==> flow/design.v <==
`timescale 1 ns / 1 ps
module ame_sobel_filter #(
    parameter LINE_DATA_BITS = 7,
    parameter COMP_DATA_BITS = 8
) (
    input logic clk_i,
    input logic rst_n_i,
    input  logic comp_init_i,
    output logic comp_done_o,
    input logic [5:0] [LINE_DATA_BITS-1:0] line_data_i,
    output logic [3:0] [3:0] [COMP_DATA_BITS-1:0] comp_data_o
);
typedef enum logic [2:0] {
    IDLE   = 3'b000,
    COMP_1 = 3'b001,
    COMP_2 = 3'b010,
    COMP_3 = 3'b011,
    COMP_4 = 3'b100,
    COMP_5 = 3'b101,
    COMP_6 = 3'b110
} state_t;
state_t ctl_sta;
logic [5:0] [1:0] [COMP_DATA_BITS-1:0] line_data;
logic [3:0] [3:0] [COMP_DATA_BITS-1:0] comp_data;
typedef enum logic {
    DATA_1 = 1'b0,
    DATA_2 = 1'b1
} comp_data_t;
generate
    for (genvar i = 0; i < 6; i++) begin: comp_block
        assign line_data[i][DATA_1] = line_data_i[i];
        assign line_data[i][DATA_2] = line_data_i[i] << 1;
    end
endgenerate
logic comp_done;
assign comp_done_o = comp_done;
assign comp_data_o = comp_data;
always_ff @(posedge clk_i or negedge rst_n_i)
begin
    if (!rst_n_i) begin
        ctl_sta <= IDLE;
        comp_done <= 'b0;
        comp_data <= 'b0;
    end else begin
        case (ctl_sta)
            IDLE:
                ctl_sta <= comp_init_i ? COMP_1 : ctl_sta;
            COMP_1:
                ctl_sta <= COMP_2;
            COMP_2:
                ctl_sta <= COMP_3;
            COMP_3:
                ctl_sta <= COMP_4;
            COMP_4:
                ctl_sta <= COMP_5;
            COMP_5:
                ctl_sta <= COMP_6;
            COMP_6:
                ctl_sta <= comp_init_i ? COMP_1 : IDLE;
            default:
                ctl_sta <= IDLE;
        endcase
        comp_done <= (ctl_sta == COMP_6);
        case (ctl_sta)
            IDLE:
                comp_data <= 'b0;
            COMP_1: begin
                comp_data[0][0] <= - line_data[0][DATA_1] - line_data[1][DATA_2] - line_data[2][DATA_1];
                comp_data[1][0] <= - line_data[1][DATA_1] - line_data[2][DATA_2] - line_data[3][DATA_1];
                comp_data[2][0] <= - line_data[2][DATA_1] - line_data[3][DATA_2] - line_data[4][DATA_1];
                comp_data[3][0] <= - line_data[3][DATA_1] - line_data[4][DATA_2] - line_data[5][DATA_1];
            end
            COMP_2: begin
                comp_data[0][1] <= - line_data[0][DATA_1] - line_data[1][DATA_2] - line_data[2][DATA_1];
                comp_data[1][1] <= - line_data[1][DATA_1] - line_data[2][DATA_2] - line_data[3][DATA_1];
                comp_data[2][1] <= - line_data[2][DATA_1] - line_data[3][DATA_2] - line_data[4][DATA_1];
                comp_data[3][1] <= - line_data[3][DATA_1] - line_data[4][DATA_2] - line_data[5][DATA_1];
            end
            COMP_3: begin
                comp_data[0][0] <= comp_data[0][0] + line_data[0][DATA_1] + line_data[1][DATA_2] + line_data[2][DATA_1];
                comp_data[1][0] <= comp_data[1][0] + line_data[1][DATA_1] + line_data[2][DATA_2] + line_data[3][DATA_1];
                comp_data[2][0] <= comp_data[2][0] + line_data[2][DATA_1] + line_data[3][DATA_2] + line_data[4][DATA_1];
                comp_data[3][0] <= comp_data[3][0] + line_data[3][DATA_1] + line_data[4][DATA_2] + line_data[5][DATA_1];
                comp_data[0][2] <= - line_data[0][DATA_1] - line_data[1][DATA_2] - line_data[2][DATA_1];
                comp_data[1][2] <= - line_data[1][DATA_1] - line_data[2][DATA_2] - line_data[3][DATA_1];
                comp_data[2][2] <= - line_data[2][DATA_1] - line_data[3][DATA_2] - line_data[4][DATA_1];
                comp_data[3][2] <= - line_data[3][DATA_1] - line_data[4][DATA_2] - line_data[5][DATA_1];
            end
            COMP_4: begin
                comp_data[0][1] <= comp_data[0][1] + line_data[0][DATA_1] + line_data[1][DATA_2] + line_data[2][DATA_1];
                comp_data[1][1] <= comp_data[1][1] + line_data[1][DATA_1] + line_data[2][DATA_2] + line_data[3][DATA_1];
                comp_data[2][1] <= comp_data[2][1] + line_data[2][DATA_1] + line_data[3][DATA_2] + line_data[4][DATA_1];
                comp_data[3][1] <= comp_data[3][1] + line_data[3][DATA_1] + line_data[4][DATA_2] + line_data[5][DATA_1];
                comp_data[0][3] <= - line_data[0][DATA_1] - line_data[1][DATA_2] - line_data[2][DATA_1];
                comp_data[1][3] <= - line_data[1][DATA_1] - line_data[2][DATA_2] - line_data[3][DATA_1];
                comp_data[2][3] <= - line_data[2][DATA_1] - line_data[3][DATA_2] - line_data[4][DATA_1];
                comp_data[3][3] <= - line_data[3][DATA_1] - line_data[4][DATA_2] - line_data[5][DATA_1];
            end
            COMP_5: begin
                comp_data[0][2] <= comp_data[0][2] + line_data[0][DATA_1] + line_data[1][DATA_2] + line_data[2][DATA_1];
                comp_data[1][2] <= comp_data[1][2] + line_data[1][DATA_1] + line_data[2][DATA_2] + line_data[3][DATA_1];
                comp_data[2][2] <= comp_data[2][2] + line_data[2][DATA_1] + line_data[3][DATA_2] + line_data[4][DATA_1];
                comp_data[3][2] <= comp_data[3][2] + line_data[3][DATA_1] + line_data[4][DATA_2] + line_data[5][DATA_1];
            end
            COMP_6: begin
                comp_data[0][3] <= comp_data[0][3] + line_data[0][DATA_1] + line_data[1][DATA_2] + line_data[2][DATA_1];
                comp_data[1][3] <= comp_data[1][3] + line_data[1][DATA_1] + line_data[2][DATA_2] + line_data[3][DATA_1];
                comp_data[2][3] <= comp_data[2][3] + line_data[2][DATA_1] + line_data[3][DATA_2] + line_data[4][DATA_1];
                comp_data[3][3] <= comp_data[3][3] + line_data[3][DATA_1] + line_data[4][DATA_2] + line_data[5][DATA_1];
            end
            default:
                comp_data <= 'b0;
        endcase
    end
end
endmodule
Subject: tool reports on ame_sobel_filter

Hi,

---- Reports on ame_sobel_filter ----
Tool output for the design above before and after an edit, in the order of the flow.
"before" refers to lines of the RTL above, "after" to lines of the edited file.
"difference": "after" minus "before" as printed here. "relative change": 100 x difference / "before".
Operators: Yosys type, input widths -> output width; for muxes data width and select width s.
Cell names lack the library's common part.
A cell with n/a has no value.
inputs
  top module .............................. ame_sobel_filter
  clock input ............................. clk_i
  standard-cell library ................... sky130hd
  timing corner ........................... tt_025C_1v80

---- The edit ----
Unified diff, file above to edited file.
The edit is scripted: it alters the design's behaviour and was not made to optimise anything.
begin of diff
@@ -40,5 +40,4 @@
     if (!rst_n_i) begin
         ctl_sta <= IDLE;
-        comp_done <= 'b0;
         comp_data <= 'b0;
     end else begin
@@ -61,5 +60,4 @@
                 ctl_sta <= IDLE;
         endcase
-        comp_done <= (ctl_sta == COMP_6);
         case (ctl_sta)
             IDLE:
@@ -114,3 +112,4 @@
     end
 end
+always_comb comp_done = (ctl_sta == COMP_6);
 endmodule
end of diff

---- Word level ----
Yosys after proc, flatten, opt, wreduce and memory -nomap, before mapping. Memory bits, and registers merged into a memory's read port (data or address), are not among the register bits. Print and check cells are not counted. Equal cells are merged and count once.
operators by class
  what                   before  after  difference  relative change (%)
  reduce/logical cells   5       5      0           0.00
  muxes and demuxes      19      19     0           0.00
  eq/ne operators        7       7      0           0.00
  add/sub/neg operators  60      60     0           0.00
operator list
  operator            before  after  difference  relative change (%)
  $add 8x7->8         32      32     0           0.00
  $add 8x8->8         16      16     0           0.00
  $pmux 8 s3          16      16     0           0.00
  $neg 7->8           4       4      0           0.00
  $reduce_or 4->1     4       4      0           0.00
  $sub 8x7->8         4       4      0           0.00
  $sub 8x8->8         4       4      0           0.00
  $eq 3x3->1 const B  3       3      0           0.00
  $eq 3x2->1 const B  2       2      0           0.00
  $eq 3x1->1 const B  1       1      0           0.00
  $logic_not 3->1     1       1      0           0.00
  $mux 1              1       1      0           0.00
  $mux 3              1       1      0           0.00
  $ne 2x2->1 const B  1       1      0           0.00
  $pmux 3 s7          1       1      0           0.00
word-level totals
  what                        before  after  difference  relative change (%)
  output and inout port bits  129     129    0           0.00
  elaborated cells            97      96     -1          -1.03
  bits in registers           132     131    -1          -0.76
  input bits                  45      45     0           0.00

---- Depth ----
Depth = most cells in a row (Yosys ltp): at word level without a register or memory, in the mapped netlist without a sequential cell, where the memories' decode and read muxes count.
logic depth
  what                          before  after  difference  relative change (%)
  depth after elaboration       4       4      0           0.00
  ABC_AREA                      0       0      n/a         n/a
  depth in mapped cells         11      11     0           0.00
  depth with buffers taken out  11      11     0           0.00

---- Netlist ----
Yosys stat after the flow's synthesis: flattened, memories mapped to cells. It holds for the ABC_AREA given above (unset counts as 0); a run with the other value may have another netlist.
mapped netlist
  what                             before   after    difference  relative change (%)
  flip-flop cells                  136      135      -1          -0.74
  area of sequential cells (um^2)  3404.5   3379.5   -25.0       -0.73
  cells in the netlist             1472     1471     -1          -0.07
  mapped area (um^2)               14212.4  14187.4  -25.0       -0.18
  buffers                          55       55       0           0.00
cells by type
  cell type  before  after  difference  relative change (%)
  dfrtp_1    135     134    -1          -0.74
  inv_1      242     242    0           0.00
  fa_1       158     158    0           0.00
  a21oi_1    152     152    0           0.00
  ha_1       136     136    0           0.00
  nor2_1     130     130    0           0.00
  a22oi_1    81      81     0           0.00
  xnor2_1    62      62     0           0.00
  o21ai_0    51      51     0           0.00
  a21o_1     44      44     0           0.00
  clkbuf_1   39      39     0           0.00
  a211oi_1   34      34     0           0.00
  xor2_1     28      28     0           0.00
  nand2_1    22      22     0           0.00
  o31ai_1    15      15     0           0.00
  a221oi_1   13      13     0           0.00
  a31oi_1    12      12     0           0.00
  a2111o_1   8       8      0           0.00
Not every row of either side is listed.

---- Worst setup path after synthesis ----
Path of least setup slack by OpenSTA after synthesis, without wires, with an ideal clock, recovery checks aside; 20% of the period is set as input and as output delay. Where synthesis merged equal registers, the netlist keeps one of their names.
path after synthesis
  what                                 before                  after                   difference  relative change (%)
  path type                            input to register       input to register       n/a         n/a
  from                                 input port line_data_i  input port line_data_i  n/a         n/a
  to                                   register comp_data      register comp_data      n/a         n/a
  launch time at the first pin (ps)    1000                    1000                    0           0.00
  data arrival time (ps)               3630                    3630                    0           0.00
  path buffers                         0                       0                       0           n/a
  data required time (ps)              4858                    4858                    0           0.00
  setup time (ps)                      142                     142                     0           n/a
  path slack (ps)                      1228                    1228                    0           n/a
  driving pins on the path             11                      11                      0           0.00
  period (ps)                          5000                    5000                    0           0.00
  external input delay (ps)            1000                    1000                    0           0.00
  path delay (ps)                      2772                    2772                    0           0.00
  period reached after synthesis (ps)  3772                    3772                    0           0.00
"path delay" = arrival - input delay + setup time.
"driving pins on the path" counts driving pins, that of a launching flip-flop among them; a cell with two outputs on the path counts twice.
"period reached after synthesis" is the clock period less the worst setup slack; recovery checks do not enter. This is arithmetic on one report: input and output delays are still those of the set period (20% each).
Where an end lacks its bit number, it is one bit of the signal, or one of the new flip-flops if synthesis recoded a state register.
The rows between start and end are the longest chain of elaborated cells between them; the timing report does not say that the signal goes this way. Where chains are equally long, one stands for them.
A line is the first line of the expression or statement that the cell stems from. Yosys adds cells for indexed reads and writes and turns some case tables into memories.
At most two assigning lines are given for a register; there are more.
between the ends, after synthesis, before
  cell sequence ........................... inv_1 > fa_1 > inv_1 > fa_1 > ha_1 > fa_1 > a21o_1 > a21oi_1 > xnor2_1 > a221oi_1 > a32oi_1
  length of the longest elaborated chain .. 3
  elaborated cells on any way between the ends .. 5
  classes of those cells .................. add/sub (4); mux (1)
RTL lines, path after synthesis, before
  what             line  text
  start, declared  10    input logic [5:0] [LINE_DATA_BITS-1:0] line_data_i,
  $add 8x8->8      101   comp_data[1][2] <= comp_data[1][2] + line_data[1][DATA_1] + line_data[2][DATA_2] + line_data[3][DATA_1];
  $add 8x7->8      101
  $pmux 8 s3       64    case (ctl_sta)
  end, assigned    43    comp_data <= 'b0;
  end, assigned    66    comp_data <= 'b0;
  end, declared    24    logic [3:0] [3:0] [COMP_DATA_BITS-1:0] comp_data;
between the ends, after synthesis, after
  cell sequence ........................... inv_1 > fa_1 > inv_1 > fa_1 > ha_1 > fa_1 > a21o_1 > a21oi_1 > xnor2_1 > a221oi_1 > a32oi_1
  length of the longest elaborated chain .. 3
  elaborated cells on any way between the ends .. 5
  classes of those cells .................. add/sub (4); mux (1)
RTL lines, path after synthesis, after
  what             line  text
  start, declared  10    input logic [5:0] [LINE_DATA_BITS-1:0] line_data_i,
  $add 8x8->8      99    comp_data[1][2] <= comp_data[1][2] + line_data[1][DATA_1] + line_data[2][DATA_2] + line_data[3][DATA_1];
  $add 8x7->8      99
  $pmux 8 s3       62    case (ctl_sta)
  end, assigned    42    comp_data <= 'b0;
  end, assigned    64    comp_data <= 'b0;
  end, declared    24    logic [3:0] [3:0] [COMP_DATA_BITS-1:0] comp_data;

---- Worst path after layout ----
Path of least setup slack in the final report of each run of pair A (OpenROAD, finished layout, wires in). Where an end is a register, its clock arrival counts in the times.
The report prints the path's times to 10 ps; the period is as set.
path after layout
  what                               before                  after                   difference  relative change (%)
  path type                          input to register       input to register       n/a         n/a
  from                               input port line_data_i  input port line_data_i  n/a         n/a
  to                                 register comp_data      register comp_data      n/a         n/a
  period (ps)                        4300                    4300                    0           0.00
  path buffers                       1                       2                       +1          +100.00
  path slack (ps)                    230                     310                     +80         n/a
  data required time (ps)            4680                    4660                    -20         -0.43
  launch time at the first pin (ps)  860                     860                     0           0.00
  data arrival time (ps)             4440                    4350                    -90         -2.03
  external input delay (ps)          860                     860                     0           0.00
  setup time (ps)                    70                      70                      0           n/a
  driving pins on the path           11                      12                      +1          +9.09
Where an end lacks its bit number, it is one bit of the signal, or one of the new flip-flops if synthesis recoded a state register.
The rows between start and end are the longest chain of elaborated cells between them; the timing report does not say that the signal goes this way. Where chains are equally long, one stands for them.
At most two assigning lines are given for a register; there are more.
between the ends, after layout, before
  cell sequence ........................... clkdlybuf4s50_1 > inv_1 > fa_1 > fa_1 > inv_1 > ha_1 > a211oi_1 > o21ai_0 > a211o_1 > and3_1 > a21oi_1
  length of the longest elaborated chain .. 2
  elaborated cells on any way between the ends .. 3
  classes of those cells .................. add/sub (2); mux (1)
RTL lines, path after layout, before
  what             line  text
  start, declared  10    input logic [5:0] [LINE_DATA_BITS-1:0] line_data_i,
  $add 8x7->8      80    comp_data[0][0] <= comp_data[0][0] + line_data[0][DATA_1] + line_data[1][DATA_2] + line_data[2][DATA_1];
  $pmux 8 s3       64    case (ctl_sta)
  end, assigned    43    comp_data <= 'b0;
  end, assigned    66    comp_data <= 'b0;
  end, declared    24    logic [3:0] [3:0] [COMP_DATA_BITS-1:0] comp_data;
between the ends, after layout, after
  cell sequence ........................... clkdlybuf4s50_1 > inv_1 > fa_1 > buf_4 > fa_1 > inv_1 > ha_1 > a211oi_1 > o21bai_1 > a2111o_1 > o211a_1 > a21oi_2
  length of the longest elaborated chain .. 2
  elaborated cells on any way between the ends .. 3
  classes of those cells .................. add/sub (2); mux (1)
RTL lines, path after layout, after
  what             line  text
  start, declared  10    input logic [5:0] [LINE_DATA_BITS-1:0] line_data_i,
  $add 8x7->8      104   comp_data[0][3] <= comp_data[0][3] + line_data[0][DATA_1] + line_data[1][DATA_2] + line_data[2][DATA_1];
  $pmux 8 s3       62    case (ctl_sta)
  end, assigned    42    comp_data <= 'b0;
  end, assigned    64    comp_data <= 'b0;
  end, declared    24    logic [3:0] [3:0] [COMP_DATA_BITS-1:0] comp_data;

---- Layout results ----
Both versions went through the flow (Yosys, OpenROAD) with the same settings in each pair. Constraints: input delay and output delay 20% of the set period each, output load 0.01 pF.
flow settings, pair A
  CORE_UTILIZATION ........................ 40
  period_ns ............................... 4.3
  CAP_MARGIN .............................. 20
  CORE_MARGIN ............................. 2
  SLEW_MARGIN ............................. 20
final reports, pair A
  what                                       before   after    difference  relative change (%)
  clock period achieved (ps)                 4066     3987     -79         -1.94
  total negative slack on setup checks (ps)  0        0        0           n/a
  netlist area reported by Yosys (um^2)      14212.4  14187.4  -25.0       -0.18
  total power after layout (mW)              12.395   12.374   -0.021      -0.17
  worst setup slack after layout (ps)        234      313      +79         n/a
  die size (um^2)                            37054.3  36990.8  -63.5       -0.17
  post-route utilization                     0.501    0.508    +0.007      n/a
  standard-cell area after layout (um^2)     17678.2  17639.4  -38.8       -0.22
flow settings, pair B
  ABC_AREA ................................ 1
  CORE_UTILIZATION ........................ 27
  CTS_CLUSTER_DIAMETER .................... 88
  GPL_ROUTABILITY_DRIVEN .................. 0
  GPL_TIMING_DRIVEN ....................... 1
  MIN_ROUTING_LAYER ....................... met2
  PLACE_DENSITY_LB_ADDON .................. 0.1
  SETUP_SLACK_MARGIN ...................... 1.95
  SLEW_MARGIN ............................. 30
  period_ns ............................... 6.64
  CAP_MARGIN .............................. 20
  CORE_MARGIN ............................. 2
final reports, pair B
  what                                       before   after    difference  relative change (%)
  clock period achieved (ps)                 4567     4480     -87         -1.90
  total negative slack on setup checks (ps)  0        0        0           n/a
  netlist area reported by Yosys (um^2)      15591.2  15473.6  -117.6      -0.75
  final worst hold slack (ps)                525      526      +1          n/a
  total power after layout (mW)              7.317    7.458    +0.141      +1.93
  worst setup slack after layout (ps)        2073     2160     +87         n/a
  die size (um^2)                            59682.5  59241.1  -441.4      -0.74
  post-route utilization                     0.327    0.332    +0.005      n/a
  standard-cell area after layout (um^2)     18748.0  18753.0  +5.0        +0.03
"clock period achieved" = clock period - worst setup slack. The figure is calculated, with input and output delays left at 20% of the set period.
"total power after layout": no workload was simulated; the value follows from the tool's default switching activity.

Regards
